==> flow/design.v <==
module flip_flop(output reg Q, output Q_n, input D, input Clr, Clk, Enable, input CE);
	assign Q_n = ~Q;
	always @ (posedge Clk, negedge Clr)
		 if(!Clr) Q <= 1'b0;
		 else if(CE & Enable) Q <= D;
endmodule
module flip_flop_t(output reg Q, output Q_n, input T, input Clr, Clk, Enable, input CE, Rst_n);
	assign Q_n = ~Q;
	always @ (posedge Clk, negedge Rst_n)
		 if(!Rst_n) Q <= 1'b0;
		 else if(!Clr) Q <= 1'b0;
		 else if(CE & Enable & T) Q <= ~Q;
		 else Q <= Q;
endmodule
module register_2bits(output reg [1:0] Q, output [1:0] Q_n, input [1:0] D, input Clr, Clk, Enable, input CE, Rst_n);
	assign Q_n = ~Q;
	always @ (posedge Clk, negedge Rst_n)
		 if(!Rst_n) Q <= 2'b00;
		 else if(!Clr) Q <= 2'b00;
		 else if(CE & Enable) Q <= D;
endmodule
module register_13bits(output reg [12:0] Q, output [12:0] Q_n, input [12:0] D, input Clr, Clk, Enable, input CE, Rst_n);
	assign Q_n = ~Q;
	always @ (posedge Clk, negedge Rst_n)
		 if(!Rst_n) Q <= 13'b0000000000000;
		 else if(!Clr) Q <= 13'b0000000000000;
		 else if(CE & Enable) Q <= D;
endmodule
module counter_0_1(output reg COUNT, input IN_0, input LD, Up, Clr, Clk, Enable, input CE, Rst_n);
	always @ (posedge Clk, negedge Rst_n)
		if (~Rst_n) COUNT <= 1'b0;
		else if (~Clr) COUNT <= 1'b0;
		else if (CE & LD & Enable) begin
			COUNT <= IN_0;
		end
		else if (CE & Up & Enable) begin
			COUNT <= COUNT + 1'b1;
		end
endmodule
module counter_0_2(output reg [1:0] COUNT, input IN_1, IN_0, input LD, Up, Clr, Clk, Enable, input CE, Rst_n);
	always @ (posedge Clk, negedge Rst_n)
		if (~Rst_n) COUNT <= 2'b00;
		else if (~Clr) COUNT <= 2'b00;
		else if (CE & LD & Enable) begin
			COUNT[0] <= IN_0;
			COUNT[1] <= IN_1;
		end
		else if (CE & Up & Enable) begin
			if(COUNT==2'b10) COUNT <= 2'b00;
			else COUNT <= COUNT + 2'b01;
		end
endmodule
module counter_0_3(output reg [1:0] COUNT, input IN_1, IN_0, input LD, Up, Clr, Clk, Enable, input CE, Rst_n);
	always @ (posedge Clk, negedge Rst_n)
		if (~Rst_n) COUNT <= 2'b00;
		else if (~Clr) COUNT <= 2'b00;
		else if (CE & LD & Enable) begin
			COUNT[0] <= IN_0;
			COUNT[1] <= IN_1;
		end
		else if (CE & Up & Enable) begin
			if(COUNT==2'b11) COUNT <= 2'b00;
			else COUNT <= COUNT + 2'b01;
		end
endmodule
module counter_0_3_display(output reg [1:0] COUNT, input IN_1, IN_0, input LD, Up, Clr, Clk, Enable, input CE, Rst_n);
	always @ (posedge Clk, negedge Rst_n)
		if (~Rst_n) COUNT <= 2'b00;
		else if (~Clr) COUNT <= 2'b00;
		else if (CE & LD & Enable) begin
			COUNT[0] <= IN_0;
			COUNT[1] <= IN_1;
		end
		else if (CE & Up & Enable) begin
			if(COUNT==2'b11) COUNT <= 2'b00;
			else COUNT <= COUNT + 2'b01;
		end
endmodule
module counter_0_5(output reg [2:0] COUNT, input IN_2, IN_1, IN_0, input LD, Up, Clr, Clk, Enable, input CE, Rst_n);
	always @ (posedge Clk, negedge Rst_n)
		if (~Rst_n) COUNT <= 3'b000;
		else if (~Clr) COUNT <= 3'b000;
		else if (CE & LD & Enable) begin
			COUNT[0] <= IN_0;
			COUNT[1] <= IN_1;
			COUNT[2] <= IN_2;
		end
		else if (CE & Up & Enable) begin
			if(COUNT==3'b101) COUNT <= 3'b000;
			else COUNT <= COUNT + 3'b001;
		end
endmodule
module counter_0_6(output reg [2:0] COUNT, input IN_2, IN_1, IN_0, input LD, Up, Clr, Clk, Enable, input CE, Rst_n);
	always @ (posedge Clk, negedge Rst_n)
		if (~Rst_n) COUNT <= 3'b000;
		else if (~Clr) COUNT <= 3'b000;
		else if (CE & LD & Enable) begin
			COUNT[0] <= IN_0;
			COUNT[1] <= IN_1;
			COUNT[2] <= IN_2;
		end
		else if (CE & Up & Enable) begin
			if(COUNT==3'b110) COUNT <= 3'b000;
			else COUNT <= COUNT + 3'b001;
		end
endmodule
module counter_0_9(output reg [3:0] COUNT, input IN_3, IN_2, IN_1, IN_0, input LD, Up, Clr, Clk, Enable, input CE, Rst_n);
	always @ (posedge Clk, negedge Rst_n)
		if (~Rst_n) COUNT <= 4'b0000;
		else if (~Clr) COUNT <= 4'b0000;
		else if (CE & LD & Enable) begin
			COUNT[0] <= IN_0;
			COUNT[1] <= IN_1;
			COUNT[2] <= IN_2;
			COUNT[3] <= IN_3;
		end
		else if (CE & Up & Enable) begin
			if(COUNT==4'b1001) COUNT <= 4'b0000;
			else COUNT <= COUNT + 4'b0001;
		end
endmodule
module counter_0_23(output reg [4:0] COUNT, input IN_4, IN_3, IN_2, IN_1, IN_0, input LD, Up, Clr, Clk, Enable, input CE, Rst_n);
	always @ (posedge Clk, negedge Rst_n)
		if (~Rst_n) COUNT <= 5'b00000;
		else if (~Clr) COUNT <= 5'b00000;
		else if (CE & LD & Enable) begin
			COUNT[0] <= IN_0;
			COUNT[1] <= IN_1;
			COUNT[2] <= IN_2;
			COUNT[3] <= IN_3;
			COUNT[4] <= IN_4;
		end
		else if (CE & Up & Enable) begin
			if(COUNT==5'b10111) COUNT <= 5'b00000;
			else COUNT <= COUNT + 5'b00001;
		end
endmodule
module counter_16bits(output reg [15:0] COUNT, input Clr, Clk, CE, Rst_n);
	always @ (posedge Clk, negedge Rst_n)
		if (~Rst_n) COUNT <= 16'b0000000000000000;
		else if (~Clr) COUNT <= 16'b0000000000000000;
		else if (CE) COUNT <= COUNT + 16'b0000000000000001;
endmodule
module frequency_converter(output Y,input clock,input reset);
	reg elapsed;
	reg [25:0] state;
	always @(posedge clock, negedge reset)
		if (reset == 0) state <= 0;
		else if (state == 7) state <= 0;
		else state <= state + 1;
	always @(state)
		if (state == 7) elapsed = 1;
		else elapsed = 0;
	assign Y = elapsed;
endmodule
module frequency_converter_display(output Y,input clock,input reset, input CE);
	reg elapsed;
	reg [25:0] state;
	always @(posedge clock, negedge reset)
		if (reset == 0) state <= 0;
		else if (~CE) state <= state;
		else if (state == 250) state <= 0;
		else state <= state + 1;
	always @(state)
		if (state == 250) elapsed = 1;
		else elapsed = 0;
	assign Y = elapsed;
endmodule
module decoder_4bits(output reg [3:0] Y, input [1:0] S, input enable);
	always @ (S, enable)
		begin		
			if(enable)
				case(S)
					2'b00: Y = 4'b0001;
					2'b01: Y = 4'b0010;
					2'b10: Y = 4'b0100;
					2'b11: Y = 4'b1000;
				endcase
			else
				Y = 4'b0000;
		end
endmodule
module decoder_8bits(output reg [7:0] Y, input [2:0] S, input enable);
	always @ (S, enable)
		begin		
			if(enable)
				case(S)
					3'b000: Y = 8'b00000001;
					3'b001: Y = 8'b00000010;
					3'b010: Y = 8'b00000100;
					3'b011: Y = 8'b00001000;
					3'b100: Y = 8'b00010000;
					3'b101: Y = 8'b00100000;
					3'b110: Y = 8'b01000000;
					3'b111: Y = 8'b10000000;
				endcase
			else
				Y = 8'b00000000;
		end
endmodule
module hour_decoder(output reg A, AM_PM, output reg [3:0] B, input [4:0] H);
	always @ (H)
		begin
			A <= (~H[4] & ~H[3] & ~H[2] & ~H[1] & ~H[0]) | (H[3] & ~H[2] & H[1]) | (H[4] & H[2] & H[1]) | (H[3] & H[2] & ~H[1] & ~H[0]);
			B[3] <= (H[3] & ~H[2] & ~H[1]) | (H[4] & H[2] & ~H[1]);
			B[2] <= (H[4] & ~H[2]) | (~H[4] & ~H[3] & H[2]);
			B[1] <= (~H[4] & ~H[3] & ~H[2] & ~H[1] & ~H[0]) | (~H[3] & ~H[2] & H[1]) | (~H[4] & H[2] & H[1]) + (H[3] & H[2] & ~H[1] & ~H[0]);
			B[0] <= H[0];
			AM_PM <= (~H[4] & ~H[3]) | (~H[4] & ~H[2]);
		end
endmodule
module segment_7_dec (output reg [6:0] display, input [3:0] bcd, input enable);
always @* begin
	if(enable) begin
  		case(bcd)
  		4'b0000: display = 7'b1111110;
  		4'b0001: display = 7'b0110000;
  		4'b0010: display = 7'b1101101;
  		4'b0011: display = 7'b1111001;
  		4'b0100: display = 7'b0110011;
  		4'b0101: display = 7'b1011011;
  		4'b0110: display = 7'b1011111;
  		4'b0111: display = 7'b1110000;
  		4'b1000: display = 7'b1111111;
  		4'b1001: display = 7'b1111011;
  		4'b1010: display = 7'b1110111;
  		4'b1011: display = 7'b0011111;
  		4'b1100: display = 7'b1001110;
  		4'b1101: display = 7'b0111101;
  		4'b1110: display = 7'b1001111;
  		4'b1111: display = 7'b1000111;
  		default: display = 7'b0000000; 
  		endcase
  	end
  	else display = 7'b0000000;
end
endmodule
module mux_2x1_12bits(output reg [11:0] Y, input S, input [11:0] I1, I0);
	always @ (S, I1, I0)
		if(S) Y = I1;
		else Y = I0;
endmodule
module mux_2x1_13bits(output reg [12:0] Y, input S, input [12:0] I1, I0);
	always @ (S, I1, I0)
		if(S) Y = I1;
		else Y = I0;
endmodule
module mux_2x1_16bits(output reg [15:0] Y, input S, input [15:0] I1, I0);
	always @ (S, I1, I0)
		if(S) Y = I1;
		else Y = I0;
endmodule
module mux_4x1_7bits(output reg[6:0] Y, input[1:0] S, input[6:0] I3, I2, I1, I0);
	always @ (S, I3, I2, I1, I0)
		if(S[1] && S[0]) Y = I3;
		else if(S[1]) Y = I2;
		else if(S[0]) Y = I1;
		else Y = I0;
endmodule
module mux_4x1_8bits(output reg[7:0] Y, input[1:0] S, input[7:0] I3, I2, I1, I0);
	always @ (S, I3, I2, I1, I0)
		if(S[1] && S[0]) Y = I3;
		else if(S[1]) Y = I2;
		else if(S[0]) Y = I1;
		else Y = I0;
endmodule
module mux_4x1_13bits(output reg[12:0] Y, input[1:0] S, input[12:0] I3, I2, I1, I0);
	always @ (S, I3, I2, I1, I0)
		if(S[1] && S[0]) Y = I3;
		else if(S[1]) Y = I2;
		else if(S[0]) Y = I1;
		else Y = I0;
endmodule
module mux_8x1_13bits(output [12:0] Y, input [2:0] S, input[12:0] I7, I6, I5, I4, I3, I2, I1, I0);
	wire [1:0] S_2;
	assign S_2[1] = S[1];
	assign S_2[0] = S[0];
	wire [12:0] A1;
	wire [12:0] A2;
	mux_4x1_13bits mux1 (A1, S_2, I3, I2, I1, I0);
	mux_4x1_13bits mux2 (A2, S_2, I7, I6, I5, I4);
	mux_2x1_13bits mux3 (Y, S[2], A2, A1);
endmodule
module comparator_13bits(output reg EQ, input wire [12:0] A, input wire [12:0] B);
	always @* begin
    	if (A==B) begin
        	EQ <= 1'b1;
    	end
      	else begin
        	EQ <= 1'b0;
      	end
    end
endmodule
module comparators_module( output AA, input [2:0] CD, input [12:0] CT, Q_r6, Q_r5, Q_r4, Q_r3, Q_r2, Q_r1, Q_r0);
	wire [12:0] mux_out;
	mux_8x1_13bits mux1 (mux_out, CD, Q_r6, Q_r6, Q_r5, Q_r4, Q_r3, Q_r2, Q_r1, Q_r0);			
	comparator_13bits comp1 (AA, CT, mux_out);
endmodule
module blinker(output reg B1, output reg [2:0] E, input [1:0] CW, CW1, S, input BLINK);
	always @* begin
		B1 <= (S[1] & S[0]) & ~CW[1];
		E[2] <= (S[1] & BLINK) & ((~S[0]) & CW1[1] & (~CW1[0]) | (S[0] & (~CW[1]) & (~CW[0])));
		E[1] <= (BLINK | (~S[1]) | S[0] | CW1[1] | (~CW1[0])) & (BLINK | (~S[1]) | (~S[0]) | CW[1] | (~CW[0])) & (BLINK + (~S[1]) | (~S[0]) | (~CW[1]) | (~CW[0]));
		E[0] <= (BLINK | (~S[1]) | S[0] | CW1[1] | (CW1[0])) & ((~S[1]) | (~S[0]) | CW[1] | (~CW[0])) &  ((~S[1]) | (~S[0]) | CW[1] | CW[0]) & (BLINK + (~S[1]) | (~S[0]) | (~CW[1]) | CW[0]);
	end
endmodule
module control_unit_1(output reg LD_DAY_TIME, LD_O_F, SS0, INCR, UPC, Clear, SS1, Load, Clear_St, Load_SS, input Next, SetTime, Up, SetAlarm, Count, SetDay, AlarmSet, Clk, Reset, CE);
	wire A, A_neg, B, B_neg, C, C_neg, D, D_neg;
	supply1 Vcc;
	reg Da, Db, Dc, Dd;
	flip_flop flipflopA (A, A_neg, Da, Reset, Clk, Vcc, CE);
	flip_flop flipflopB (B, B_neg, Db, Reset, Clk, Vcc, CE);
	flip_flop flipflopC (C, C_neg, Dc, Reset, Clk, Vcc, CE);
	flip_flop flipflopD (D, D_neg, Dd, Reset, Clk, Vcc, CE);
	always @* begin
		Da <= (A_neg & B_neg & D) | (~Next & ~Count & A_neg & C & D_neg) | ((A & B & C_neg) & (Up | (~Up & AlarmSet & SetDay)) | (SetAlarm & A & B & D) | (A & B & C_neg & D) | (Up & A_neg & B & C_neg & D_neg));
		Db = (A_neg & ((~SetTime) | B | D_neg)) | (A & (B_neg | (C_neg & ( Up | ((~Up)&(~AlarmSet)) | ((~Up)& (~SetDay) & AlarmSet) | D))));
		Dc <= (A_neg & C_neg & Next) | ((A_neg & C)&(Next | (~Next) & (~Count))) | (A_neg & B_neg & D) | (A_neg & C & D);
		Dd <= (A_neg & B_neg & D) | (A_neg & B & C_neg & Next) | (A & B & C) | (A_neg & B & C_neg & D_neg);
		SS0 <= A & B_neg & C_neg & D;
		SS1 <= (A & B_neg & D) | (A_neg & B_neg & C_neg & D_neg);
		INCR <= A & B & C_neg & D;
		Clear <= A_neg & B_neg & C_neg & D_neg;
		UPC <= A_neg & B & C & D;
		Load <= A & B & C & D_neg;
		LD_DAY_TIME <= A & B_neg & C & D;
		Clear_St <= A & B & C & D;
		Load_SS <= (A_neg & B_neg & C_neg & D_neg) | (A_neg & B_neg & C_neg & D) | (A & B_neg & D);
		LD_O_F <= A & B_neg & C_neg;
	end
endmodule
module control_unit_2(output reg EN_SNZ, EN_STOP, Sound, input C0, CS0, AA, Snooze, Stop, Mute, Clk, Reset, CE);
	wire A, A_neg, B, B_neg, C, C_neg;
	supply1 Vcc;
	reg Da, Db, Dc;
	flip_flop flipflopA (A, A_neg, Da, Reset, Clk, Vcc, CE);
	flip_flop flipflopB (B, B_neg, Db, Reset, Clk, Vcc, CE);
	flip_flop flipflopC (C, C_neg, Dc, Reset, Clk, Vcc, CE);
	always @* begin
		Da <= (~Stop & C) | (Snooze & A & B) | (~CS0 & A & B_neg) | (A & C);
		Db <= (~C0 & A_neg & B) | (A_neg & C);
		Dc <= (~Mute & AA & A_neg & B_neg & C_neg) | (CS0 & A & C_neg) | (A & B);
		Sound <= (A_neg & B_neg & C) | (A & B & C_neg);
		EN_SNZ <= A & B_neg & C;
		EN_STOP <= A_neg & B_neg & C;
	end
endmodule
module circuit(output [1:0] CW1, CW, S, output reg AlarmSet, SetDay, CS0, C0, LD_R, LD_CT, LD_TIME, Count, TOF, ID, IH, IM , input Load, CClr, UPC, SS0, SS1, Load_SS, INCR, EN_SNZ, EN_STOP, Clk, CE, Rst_n);
	supply1 Vcc;
	supply0 Gnd;
	wire [1:0] S_neg;
	wire [15:0] clock_out;
	wire [15:0] clock_out_2;
	wire and_out_1;
	wire and_out_2;
	and (and_out_1, clock_out[15],clock_out[14],clock_out[13],~clock_out[12],clock_out[11],~clock_out[10],clock_out[9],~clock_out[8],~clock_out[7],clock_out[6],clock_out[5],~clock_out[4], ~clock_out[3], ~clock_out[2], ~clock_out[1], ~clock_out[0]);
	and (and_out_2, clock_out_2[9], clock_out_2[8], clock_out_2[7], clock_out_2[6], clock_out_2[5], (~clock_out_2[4]), clock_out_2[3], (~clock_out_2[2]), (~clock_out_2[1]), (~clock_out_2[0]));
	wire [1:0] reg_out;
	register_2bits reg_SS (reg_out, S_neg, {SS1,SS0}, Vcc, Clk , Load_SS, CE, Rst_n);	
	assign S = reg_out;
	counter_0_3 counter_SA (CW, Gnd, Gnd, Gnd, Vcc, (~CClr), Clk, (UPC & S[1] & S[0]), CE, Rst_n);
	counter_0_2 counter_ST (CW1, Gnd, Gnd, Gnd, Vcc, (~CClr), Clk, (UPC & S[1] & (~S[0])), CE, Rst_n);
	counter_16bits counter_snz (clock_out, (~(EN_SNZ | CClr)) , Clk, CE, Rst_n);
	counter_16bits counter_stop (clock_out_2, (~(EN_STOP | CClr)), Clk, CE, Rst_n);
	always @* begin
		CS0 <= clock_out[10];
		C0 <= clock_out_2[9];
		SetDay <= S[1] & S[0] & ~CW[1] & ~CW[0];
		TOF <= S[1] & S[0] & ~CW[1] & CW[0] & INCR;
		ID <= (S[1] & INCR) & ((~S[0] & CW1[1] & ~CW1[0]) | (S[0] & ~CW[1] & ~CW[0]));
		IH <= (S[1] & INCR) & ((~S[0] & ~CW1[1] & CW1[0]) | (S[0] & CW[1] & CW[0]));
		IM <= (S[1] & INCR) & ((~S[0] & ~CW1[1] & ~CW1[0]) | (S[0] & CW[1] & ~CW[0]));
		Count <= (CW1[1] | CW1[0] | CW[1] | CW[0]);
		LD_R <= (S[1] & S[0] & Load);
		LD_CT <= (S[1] & ~S[0] & Load);
		AlarmSet <= (S[1] & S[0]);
		LD_TIME <= (S[1] & S[0] & UPC & ~CW[1] & CW[0]);
	end
endmodule
module registers_module(output [12:0] Q_r6, Q_r5, Q_r4, Q_r3, Q_r2, Q_r1, Q_r0, input [2:0] STO, input [12:0] data, input Clr, Clk, LD_R, input CE, Rst_n);
		supply1 Vcc;
		wire [7:0] RE;
		decoder_8bits decoder (RE, STO, Vcc);
		wire [12:0] Q_nr0;
		register_13bits r0 (Q_r0, Q_nr0, data, ~Clr, Clk, LD_R & RE[0], CE, Rst_n);
		wire [12:0] Q_nr1;
		register_13bits r1 (Q_r1, Q_nr1, data, ~Clr, Clk, LD_R & RE[1], CE, Rst_n);
		wire [12:0] Q_nr2;
		register_13bits r2 (Q_r2, Q_nr2, data, ~Clr, Clk, LD_R & RE[2], CE, Rst_n);
		wire [12:0] Q_nr3;
		register_13bits r3 (Q_r3, Q_nr3, data, ~Clr, Clk, LD_R & RE[3], CE, Rst_n);
		wire [12:0] Q_nr4;
		register_13bits r4 (Q_r4, Q_nr4, data, ~Clr, Clk, LD_R & RE[4], CE, Rst_n);
		wire [12:0] Q_nr5;
		register_13bits r5 (Q_r5, Q_nr5, data, ~Clr, Clk, LD_R & RE[5], CE, Rst_n);
		wire [12:0] Q_nr6;
		register_13bits r6 (Q_r6, Q_nr6, data, ~Clr, Clk, LD_R & RE[6], CE, Rst_n);
endmodule
module current_time_module(output [14:0] CTO, input [14:0] CTI, input LD_CT, Clr_CT, Clk, EN_CT, input CE, Rst_n);
	supply1 Vcc;
	wire [15:0] clock_out;
	wire and_out_1;
	and (and_out_1, clock_out[9], clock_out[8], clock_out[7], clock_out[6], clock_out[5], (~clock_out[4]), clock_out[3], (~clock_out[2]), (~clock_out[1]), (~clock_out[0]));
	wire and_out_1_temp;
	and (and_out_1_temp, clock_out[9], clock_out[8], clock_out[7], clock_out[6], clock_out[5], (~clock_out[4]), ~clock_out[3], clock_out[2], clock_out[1], clock_out[0]);
	wire count_16_clr;
	or(count_16_clr, LD_CT, Clr_CT, and_out_1);
	counter_16bits clock (clock_out, ~count_16_clr, Clk, CE, Rst_n);
	wire or_clk_1;
	or (or_clk_1, and_out_1_temp, LD_CT);
	wire [3:0] min_out_1;
	counter_0_9 min_1 (min_out_1, CTI[3], CTI[2], CTI[1], CTI[0], LD_CT, Vcc, ~Clr_CT, Clk, or_clk_1, CE, Rst_n);
	wire and_out_2;
	wire min_out_1_neg_3, min_out_1_neg_2, min_out_1_neg_1, min_out_1_neg_0;
	not (min_out_1_neg_3, min_out_1[3]);
	not (min_out_1_neg_2, min_out_1[2]);
	not (min_out_1_neg_1, min_out_1[1]);
	not (min_out_1_neg_0, min_out_1[0]);
	and (and_out_2, min_out_1[3], min_out_1_neg_2, min_out_1_neg_1, min_out_1[0], and_out_1_temp);
	wire or_clk_2;
	or (or_clk_2, and_out_2, LD_CT);
	wire [2:0] min_out_2;
	counter_0_5 min_2 (min_out_2, CTI[6], CTI[5], CTI[4], LD_CT, Vcc, ~Clr_CT, Clk, or_clk_2, CE, Rst_n);
	wire and_out_3;
	wire min_out_2_neg_2, min_out_2_neg_1, min_out_2_neg_0;
	not (min_out_2_neg_2, min_out_2[2]);
	not (min_out_2_neg_1, min_out_2[1]);
	not (min_out_2_neg_0, min_out_2[0]);
	and (and_out_3, min_out_2[2], min_out_2_neg_1, min_out_2[0], and_out_2);
	wire or_clk_3;
	or (or_clk_3, and_out_3, LD_CT);
	wire [4:0] hour_out;
	counter_0_23 hour (hour_out, CTI[11], CTI[10], CTI[9], CTI[8], CTI[7], LD_CT, Vcc, ~Clr_CT, Clk, or_clk_3, CE, Rst_n);
	wire and_out_4;
	wire hour_out_neg_4, hour_out_neg_3, hour_out_neg_2, hour_out_neg_1, hour_out_neg_0;
	not (hour_out_neg_4, hour_out[4]);
	not (hour_out_neg_3, hour_out[3]);
	not (hour_out_neg_2, hour_out[2]);
	not (hour_out_neg_1, hour_out[1]);
	not (hour_out_neg_0, hour_out[0]);
	and (and_out_4, hour_out[4], hour_out_neg_3,hour_out[2], hour_out[1], hour_out[0], and_out_3);
	wire or_clk_4;
	or (or_clk_4, and_out_4, LD_CT);
	wire [2:0] days_out;
	counter_0_6 days (days_out, CTI[14], CTI[13], CTI[12], LD_CT, Vcc, ~Clr_CT, Clk, or_clk_4, CE, Rst_n);
	assign CTO[0] = min_out_1[0];
	assign CTO[1] = min_out_1[1];
	assign CTO[2] = min_out_1[2];
	assign CTO[3] = min_out_1[3];
	assign CTO[4] = min_out_2[0];
	assign CTO[5] = min_out_2[1];
	assign CTO[6] = min_out_2[2];
	assign CTO[7] = hour_out[0];
	assign CTO[8] = hour_out[1];
	assign CTO[9] = hour_out[2];
	assign CTO[10] = hour_out[3];
	assign CTO[11] = hour_out[4];
	assign CTO[12] = days_out[0];
	assign CTO[13] = days_out[1];
	assign CTO[14] = days_out[2];	
endmodule
module set_time_module(output [15:0] STO, input [14:0] CTI, input [12:0] Q_r6, Q_r5, Q_r4, Q_r3, Q_r2, Q_r1, Q_r0, input CLEAR, TOF, S0, LD_ID, CLEAR_ST, LD_DAY, LD_TIME, EN_ST, IH, IM, LD_O_F, Clk, input CE, Rst_n);
	wire [12:0] mux_out;
	mux_8x1_13bits mux1 (mux_out, STO[14:12], Q_r6, Q_r6, Q_r5, Q_r4, Q_r3, Q_r2, Q_r1, Q_r0);
	wire [11:0] mux_2_out;
	mux_2x1_12bits mux2 (mux_2_out, S0, mux_out[11:0], CTI[11:0]);
	supply1 Vcc;
	wire on_off_out;
	counter_0_1 counter_on_off(on_off_out, mux_out[12],  LD_O_F, Vcc, (~CLEAR), Clk, (LD_O_F | TOF), CE, Rst_n);
	assign STO[15] = on_off_out;
	wire or_t_d;
	or (or_t_d, LD_TIME, LD_DAY);
	wire or_clear_clr_st;
	or (or_clear_clr_st, CLEAR, CLEAR_ST);
	wire or_clk_1;
	or (or_clk_1, or_t_d, IM);
	wire [3:0] min_out_1;
	counter_0_9 min_1 (min_out_1, mux_2_out[3], mux_2_out[2], mux_2_out[1], mux_2_out[0], or_t_d, Vcc, (~or_clear_clr_st), Clk, or_clk_1, CE, Rst_n);
	assign STO[3:0] = min_out_1[3:0];
	wire and_out_2;
	wire min_out_1_neg_3, min_out_1_neg_2, min_out_1_neg_1, min_out_1_neg_0;
	not (min_out_1_neg_3, min_out_1[3]);
	not (min_out_1_neg_2, min_out_1[2]);
	not (min_out_1_neg_1, min_out_1[1]);
	not (min_out_1_neg_0, min_out_1[0]);
	and (and_out_2, min_out_1[3], min_out_1_neg_2, min_out_1_neg_1, min_out_1[0], IM);
	wire or_clk_2;
	or (or_clk_2, or_t_d, and_out_2);
	wire [2:0] min_out_2;
	counter_0_5 min_2 (min_out_2, mux_2_out[6], mux_2_out[5], mux_2_out[4], or_t_d, Vcc, (~or_clear_clr_st), Clk, or_clk_2, CE, Rst_n);
	assign STO[6:4] = min_out_2[2:0];
	wire clock_hour;
	or (clock_hour, or_t_d, IH);
	wire [4:0] hour_out;
	counter_0_23 hour (hour_out, mux_2_out[11], mux_2_out[10], mux_2_out[9], mux_2_out[8], mux_2_out[7], or_t_d, Vcc, (~or_clear_clr_st), Clk, clock_hour, CE, Rst_n);
	assign STO[11:7] = hour_out[4:0];
	wire clock_day;
	or (clock_day, LD_ID, LD_DAY);
	wire [2:0] days_out;
	counter_0_6 days (days_out, CTI[14], CTI[13], CTI[12], LD_DAY, Vcc,  (~or_clear_clr_st), Clk, clock_day, CE, Rst_n);
	assign STO[14:12] = days_out[2:0];
endmodule
module display_module(output [6:0] out3, out2, out1, out0, days, output AM, PM, DBlink, input [1:0] S, CW, CW1, input [14:0] CT, input [15:0] ST,  input Clr, Clk, CE, Rst_n);
	supply1 Vcc;
	wire conv_out;
	frequency_converter_display conv (conv_out, Clk, Rst_n, CE);
	wire BLINK, toogle_out_neg;
	flip_flop_t toggle(BLINK, toogle_out_neg, conv_out, (~Clr), Clk, Vcc, CE, Rst_n);
	wire B1;
	wire [2:0] E;
	blinker blink(B1, E, CW, CW1, S, BLINK);
	assign DBlink = E[2];
	wire [15:0] mux_out;
	mux_2x1_16bits mux1 (mux_out, S[1], ST, {CT[14],CT});		
	wire [7:0] DEC_OUT;
	decoder_8bits decoder (DEC_OUT, mux_out[14:12], Vcc);
	assign days = DEC_OUT[6:0];	
	wire A, AM_PM;
	wire [3:0] B;
	hour_decoder hour_dec(A, AM_PM, B, mux_out[11:7]);
	assign AM = AM_PM;
	assign PM = ~AM_PM;
	wire [6:0] out_1_temp;
	segment_7_dec segment_7_1 (out_1_temp, {1'b0, mux_out[6:4]}, E[0]);
	assign out1 = out_1_temp;
	wire [6:0] out_0_temp;
	segment_7_dec segment_7_0 (out_0_temp, mux_out[3:0], E[0]);
	assign out0 = out_0_temp;
	wire [7:0] activate, deactivate;
	assign activate = 8'b10101100;
	assign deactivate = 8'b11011110;
	wire [7:0] mux_hours_out;
	mux_4x1_8bits mux_hour (mux_hours_out, {B1, mux_out[15]}, activate, deactivate, {3'b000, A, B[3:0]}, {3'b000, A, B[3:0]});
	wire [6:0] out_3_temp;
	segment_7_dec segment_7_3 (out_3_temp, mux_hours_out[7:4], E[1]);
	assign out3 = out_3_temp;
	wire [6:0] out_2_temp;
	segment_7_dec segment_7_2 (out_2_temp, mux_hours_out[3:0], E[1]);
	assign out2 = out_2_temp;
endmodule
module datapath(output [6:0] display, days, output [3:0] segment, output am, pm, dblink, Sound, Vcc_out, input Next, Up, SetTime, SetAlarm, Snooze, Stop, Mute, Clr, Clk_sys);
	supply1 Vcc;
	supply0 Gnd;
	assign Vcc_out = Vcc;
	wire Clk, tick;
	assign Clk = Clk_sys;
	frequency_converter conv (tick, Clk_sys, Clr);
	wire [6:0] hours1, hours0, mins1, mins0;
	wire LD_DAY_TIME, LD_O_F, SS0, INCR, UPC, Clear, SS1, Load, Clear_St, Load_SS;
	wire Count, SetDay, AlarmSet;
	control_unit_1 cu1(LD_DAY_TIME, LD_O_F, SS0, INCR, UPC, Clear, SS1, Load, Clear_St, Load_SS, Next, SetTime, Up, SetAlarm, Count, SetDay, AlarmSet, Clk, Clr, tick);
	wire EN_SNZ, EN_STOP;
	wire C0, CS0, AA;
	control_unit_2 cu2(EN_SNZ, EN_STOP, Sound, C0, CS0, AA, Snooze, Stop, Mute, Clk, Clr, tick);
	wire [1:0] CW1, CW, S;
	wire LD_R, LD_CT, LD_TIME, TOF, ID, IH, IM;
	circuit cir (CW1, CW, S, AlarmSet, SetDay, CS0, C0, LD_R, LD_CT, LD_TIME, Count, TOF, ID, IH, IM, Load, Clear, UPC, SS0, SS1, Load_SS, INCR, EN_SNZ, EN_STOP, Clk, tick, Clr);
	wire [12:0] Q_r0, Q_r1, Q_r2, Q_r3, Q_r4, Q_r5, Q_r6;
	wire [15:0] STO;
	registers_module reg_module (Q_r6, Q_r5, Q_r4, Q_r3, Q_r2, Q_r1, Q_r0, STO[14:12], {STO[15], STO[11:0]}, Clear, Clk, LD_R, tick, Clr);	
	wire [14:0] CTO;
	comparators_module comp_module (AA, CTO[14:12], {1'b1,CTO[11:0]} , Q_r6, Q_r5, Q_r4, Q_r3, Q_r2, Q_r1, Q_r0);
	current_time_module ct_module (CTO, STO[14:0], LD_CT, Clear, Clk, Vcc, tick, Clr);	
	supply1 EN_ST;
	set_time_module set_time(STO, CTO, Q_r6, Q_r5, Q_r4, Q_r3, Q_r2, Q_r1, Q_r0, Clear, TOF, S[0], ID, Clear_St, LD_DAY_TIME, LD_TIME, EN_ST, IH, IM, LD_O_F, Clk, tick, Clr);
	wire [6:0] days_temp;
	display_module display_mod(hours1, hours0, mins1, mins0, days_temp, am, pm, dblink, S, CW, CW1, CTO, STO, Clear, Clk, tick, Clr);
	assign days[0] =  days_temp[0] & (~dblink);
	assign days[1] =  days_temp[1] & (~dblink);
	assign days[2] =  days_temp[2] & (~dblink);
	assign days[3] =  days_temp[3] & (~dblink);
	assign days[4] =  days_temp[4] & (~dblink);
	assign days[5] =  days_temp[5] & (~dblink);
	assign days[6] =  days_temp[6] & (~dblink);
	wire[1:0] count_out;
	counter_0_3_display counter (count_out, Vcc, Vcc, Gnd, Vcc, Vcc, Clk, Vcc, tick, Clr);
	wire[3:0] dec_out;
	decoder_4bits dec_display(dec_out, count_out, Vcc);
	assign segment = ~dec_out;
	wire[6:0] mux_display_o;
	mux_4x1_7bits mux_display(mux_display_o, count_out, hours1, hours0, mins1, mins0);
	assign display = ~mux_display_o;
endmodule
### Step by step through the tools: datapath

The steps from the RTL of datapath to its reports follow in flow order.
Lines are those of the file above, counted from 1.
Operators: Yosys type, input widths -> output width; for muxes data width and select width s.
Cell names lack the library's common part.
The mark - stands for no value.

| inputs | value |
|---|---|
| design top | datapath |
| clock port | Clk_sys |
| standard-cell library | sky130hd |
| corner | tt_025C_1v80 |

### Word-level counts

Counts by Yosys on the flattened word-level netlist (proc, flatten, opt, wreduce; memories kept). Register bits leave out memories and registers merged into their read ports (data or address). Print and check cells are left out. Cells with the same type and inputs are merged into one.
Yosys's memory passes give these memory sizes; they may raise the number of words (mostly to a power of two), join words into wider ones and drop unused or constant bits.

| storage and ports | value |
|---|---|
| bits in read-only memories | 576 |
| flip-flop bits (word level) | 238 |
| output and inout bits | 23 |
| memories kept | 6 |

| cells by class | value |
|---|---|
| reduce/logical cells | 27 |
| equal/unequal tests | 16 |
| add/subtract/negate cells | 19 |
| bitwise logic cells | 319 |
| muxes and demuxes | 190 |

Memory list:

| memory | depth | width | read ports | wr ports | line | RTL |
|---|---|---|---|---|---|---|
| (no name shown) | 16 | 7 | 1 | 0 | 215 | `case(bcd)` |
| (no name shown) | 16 | 7 | 1 | 0 | 215 |  |
| (no name shown) | 16 | 7 | 1 | 0 | 215 |  |
| (no name shown) | 16 | 7 | 1 | 0 | 215 |  |
| (no name shown) | 8 | 8 | 1 | 0 | 187 | `case(S)` |
| (no name shown) | 8 | 8 | 1 | 0 | 187 |  |

Operator list:

| cell | count |
|---|---|
| $mux 13 | 28 |
| $and 1x1->1 | 200 |
| $mux 1 | 142 |
| $mux 16 | 7 |
| $or 1x1->1 | 75 |
| $add 26x1->26 const B | 2 |
| $mux 26 | 2 |
| $mux 7 | 7 |
| $add 16x1->16 const B | 3 |
| $not 1->1 | 42 |
| $reduce_bool 3->1 | 9 |
| $reduce_bool 2->1 | 13 |
| $eq 26x3->1 const B | 1 |
| $eq 26x8->1 const B | 1 |
| $pmux 4 s4 | 1 |
| $mux 8 | 2 |
| $eq 13x13->1 | 1 |
| $add 3x1->3 const B | 4 |
| $eq 3x3->1 const B | 4 |
| $mux 12 | 1 |
| $add 5x1->5 const B | 2 |
| $eq 5x5->1 const B | 2 |
| $eq 2x2->1 const B | 4 |
| $add 4x1->4 const B | 2 |
| $eq 4x4->1 const B | 2 |
| $not 7->7 | 1 |
| $add 2x1->2 const B | 3 |
| $logic_and 1x1->1 | 4 |

Not listed: further kinds 5, cells in them 6.

### Depth

Depth = most cells in a row (Yosys ltp): at word level without a register or memory, in the mapped netlist without a sequential cell, where the memories' decode and read muxes count.

| logic depth | value |
|---|---|
| depth in word-level cells | 17 |
| ABC_AREA | 1 |
| gate-level depth with buffers | 18 |
| gate-level depth less buffers | 16 |

### Synthesis result

The flow's flattened synthesis, as Yosys stat reports it; memories are mapped. The netlist is that of the ABC_AREA named above (0 if unset); the other value can give another one.

| synthesis totals | value |
|---|---|
| synthesis area | 0.0144476 mm² |
| cells in the netlist | 2,003 |
| sequential part of the area | 0.0055303 mm² |
| mapped flip-flops | 221 |

Cells by type:

| cell | count | area in all (µm²) |
|---|---|---|
| dfrtp_1 | 221 | 5.53E+03 |
| nand2_1 | 511 | 1,918.09 |
| nand3_1 | 172 | 860.826 |
| o21ai_0 | 168 | 840.806 |
| inv_1 | 215 | 807.024 |
| nor2_1 | 136 | 510.49 |
| ha_1 | 34 | 425.408 |
| a21oi_1 | 83 | 415.398 |
| o21ai_1 | 72 | 360.346 |
| xor2_1 | 34 | 297.786 |
| o21ai_2 | 33 | 289.027 |
| nand4_1 | 35 | 218.96 |
| nor3_1 | 42 | 210.202 |
| buf_6 | 18 | 202.694 |
| buf_2 | 29 | 145.139 |
| o22ai_1 | 17 | 106.352 |
| o221ai_1 | 12 | 105.101 |
| clkbuf_1 | 22 | 82.579 |

Other cell types: 43; their cells: 149.

### Timing after synthesis

OpenSTA on the mapped netlist: ideal clock, no wires. The path of least setup slack (recovery checks aside). Input and output delay are each 20% of the period. Register names are those of the netlist, which keeps one name where synthesis merged equal registers.

| timing path post-synthesis | value |
|---|---|
| kind | reg-to-output |
| start point | register cir.reg_SS.Q[1] |
| end point | output display[1] |
| delay of the path | 2.187 ns |
| slack | 13.813 ns |
| stages on the path | 13 |
| clock period | 20.0 ns |
| external output delay | 4.000 ns |
| arrival | 2.187 ns |
| time at the first pin | 0.000 ns |
| synthesis period reached | 6.187 ns |

"delay of the path" is the arrival time less input delay plus setup time.
At an output port there is no setup time.
"stages on the path": output pins that drive a net of the path, with the launching flip-flop's if there is one; two outputs of one cell count as two.
"synthesis period reached" is the clock period less the worst setup slack; recovery checks do not enter. This is arithmetic on one report: input and output delays are still those of the set period (20% each).
Between the ends stands the longest chain of elaborated cells between them, by number of cells; it is not shown to be the way that was timed. Of several equally long chains one is given.
A line is the first line of the expression or statement that the cell stems from. Yosys adds cells for indexed reads and writes and turns some case tables into memories.
The chain passes a memory read, where the word-level depth is cut; so it can be longer than that depth.
At most two assigning lines are given for a register; there are more.

| between the ends, post-synthesis | value |
|---|---|
| cells stage by stage | dfrtp_1 > buf_2 > buf_2 > buf_2 > o21ai_0 > inv_1 > ha_1 > or2_1 > a21oi_1 > o21ai_0 > o21ai_0 > inv_1 > o21ai_1 |
| length of the longest elaborated chain | 15 |
| elaborated cells between the ends (all ways) | 73 |
| classes of those cells | add/sub (2); mux (10); logic (56); reduce/logical (1); memory (4) |

Ends and longest elaborated chain, post-synthesis:

| what | line | RTL |
|---|---|---|
| from (decl) | 15 | `module register_2bits(output reg [1:0] Q, output [1:0] Q_n, input [1:0] D, input Clr, Clk, Enable, input CE, R ...` |
| from (assign) | 18 | `if(!Rst_n) Q <= 2'b00;` |
| from (assign) | 19 | `else if(!Clr) Q <= 2'b00;` |
| $mux 16 | 250 | `if(S) Y = I1;` |
| $not 1->1 | 207 | `B[1] <= (~H[4] & ~H[3] & ~H[2] & ~H[1] & ~H[0]) \| (~H[3] & ~H[2] & H[1]) \| (~H[4] & H[2] & H[1]) + (H[3] & H[2 ...` |
| $and 1x1->1 x4 | 207 |  |
| $or 1x1->1 x2 | 207 |  |
| $mux 8 | 263 | `else if(S[1]) Y = I2;` |
| $mux 8 | 262 | `if(S[1] && S[0]) Y = I3;` |
| $mem_v2 16x7 | 215 | `case(bcd)` |
| $mux 7 | 214 | `if(enable) begin` |
| $mux 7 | 256 | `else if(S[1]) Y = I2;` |
| $mux 7 | 255 | `if(S[1] && S[0]) Y = I3;` |
| $not 7->7 | 582 | `assign display = ~mux_display_o;` |
| to (decl) | 541 | `module datapath(output [6:0] display, days, output [3:0] segment, output am, pm, dblink, Sound, Vcc_out, input ...` |

### Worst path after layout

From the final timing report of run 1: the path of least setup slack in the routed layout; clock arrival at registers is part of the times.

| timing path after layout | value |
|---|---|
| kind | reg-to-output |
| start point | register cir.reg_SS.Q[1] |
| end point | output display[3] |
| stages on the path | 17 |
| arrival | 3.71 ns |
| time at the first pin | 0.49 ns |
| external output delay | 2.96 ns |
| slack | 8.13 ns |
| clock period | 14.8 ns |

Between the ends stands the longest chain of elaborated cells between them, by number of cells; it is not shown to be the way that was timed. Of several equally long chains one is given.
The chain passes a memory read, where the word-level depth is cut; so it can be longer than that depth.
At most two assigning lines are given for a register; there are more.

| between the ends, after layout | value |
|---|---|
| cells stage by stage | dfrtp_1 > buf_16 > o21ai_0 > nand2_1 > nand2_1 > nand4_1 > nand3_1 > nand2_1 > inv_1 > ha_1 > inv_1 > o21ai_0 > nand2_1 > nand3_1 > nand3_1 > nand2_1 > clkdlybuf4s50_1 |
| length of the longest elaborated chain | 15 |
| elaborated cells between the ends (all ways) | 73 |
| classes of those cells | add/sub (2); mux (10); logic (56); reduce/logical (1); memory (4) |

Ends and longest elaborated chain, after layout:

| what | line | RTL |
|---|---|---|
| from (decl) | 15 | `module register_2bits(output reg [1:0] Q, output [1:0] Q_n, input [1:0] D, input Clr, Clk, Enable, input CE, R ...` |
| from (assign) | 18 | `if(!Rst_n) Q <= 2'b00;` |
| from (assign) | 19 | `else if(!Clr) Q <= 2'b00;` |
| $mux 16 | 250 | `if(S) Y = I1;` |
| $not 1->1 | 207 | `B[1] <= (~H[4] & ~H[3] & ~H[2] & ~H[1] & ~H[0]) \| (~H[3] & ~H[2] & H[1]) \| (~H[4] & H[2] & H[1]) + (H[3] & H[2 ...` |
| $and 1x1->1 x4 | 207 |  |
| $or 1x1->1 x2 | 207 |  |
| $mux 8 | 263 | `else if(S[1]) Y = I2;` |
| $mux 8 | 262 | `if(S[1] && S[0]) Y = I3;` |
| $mem_v2 16x7 | 215 | `case(bcd)` |
| $mux 7 | 214 | `if(enable) begin` |
| $mux 7 | 256 | `else if(S[1]) Y = I2;` |
| $mux 7 | 255 | `if(S[1] && S[0]) Y = I3;` |
| $not 7->7 | 582 | `assign display = ~mux_display_o;` |
| to (decl) | 541 | `module datapath(output [6:0] display, days, output [3:0] segment, output am, pm, dblink, Sound, Vcc_out, input ...` |

--- measured runs ---
Top module datapath; platform sky130hd; tools Yosys and OpenROAD; 3 stored runs in no particular order. Input and output delays are each 20% of the period that was set; the output load is 0.01 pF.
"time used up by the worst setup path" = time allowed to the worst setup path (clock period - input delay - output delay, where it has them) - its slack; a late launch clock adds to it, a late capture clock takes from it.
"power" is the tool's figure for a default switching activity; nothing was simulated.
Among the settings, -- means not set for that run.

| run | ABC_AREA | CAP_MARGIN | CELL_PAD_IN_SITES_DETAIL_PLACEMENT | CELL_PAD_IN_SITES_GLOBAL_PLACEMENT | CORE_ASPECT_RATIO | CORE_MARGIN | CORE_UTILIZATION | CTS_CLUSTER_DIAMETER | CTS_CLUSTER_SIZE | GPL_ROUTABILITY_DRIVEN | HOLD_SLACK_MARGIN | MAX_ROUTING_LAYER | SETUP_SLACK_MARGIN | SLEW_MARGIN | period_ns | MIN_ROUTING_LAYER | PLACE_DENSITY_LB_ADDON | TNS_END_PERCENT | chip area in the Yosys report (mm²) | area inside the die boundary (mm²) | standard-cell area after layout (mm²) | smallest setup slack (ns) | worst hold slack after layout (ns) | power (W) | time used up by the worst setup path (ns) | class of the worst setup path |
|---|---|---|---|---|---|---|---|---|---|---|---|---|---|---|---|---|---|---|---|---|---|---|---|---|---|---|
| run 1 | 1 | 30 | 1 | 1 | 1.39 | 4 | 57 | 167 | 37 | 0 | -0.01 | met4 | 2.17 | 15 | 14.8 | -- | -- | -- | 0.0144476 | 0.0279919 | 0.0150995 | 8.134 | 0.476 | 0.002178 | 3.71 | reg-to-output |
| run 2 | 1 | 35 | 2 | 2 | -- | 8 | 40 | 285 | 63 | 0 | -- | met5 | -- | 20 | 5.93 | met2 | 0.04 | 50 | 0.0144476 | 0.0424566 | 0.0152934 | 0.701 | 0.486 | 0.005579 | 4.04 | reg-to-output |
| run 3 | -- | 10 | -- | -- | -- | 10 | 71 | -- | -- | -- | -0.03 | -- | -- | 20 | 12.5 | -- | 0.02 | 70 | 0.0141298 | 0.0259435 | 0.0152834 | 5.746 | 0.483 | 0.002723 | 4.25 | reg-to-output |
--- end ---
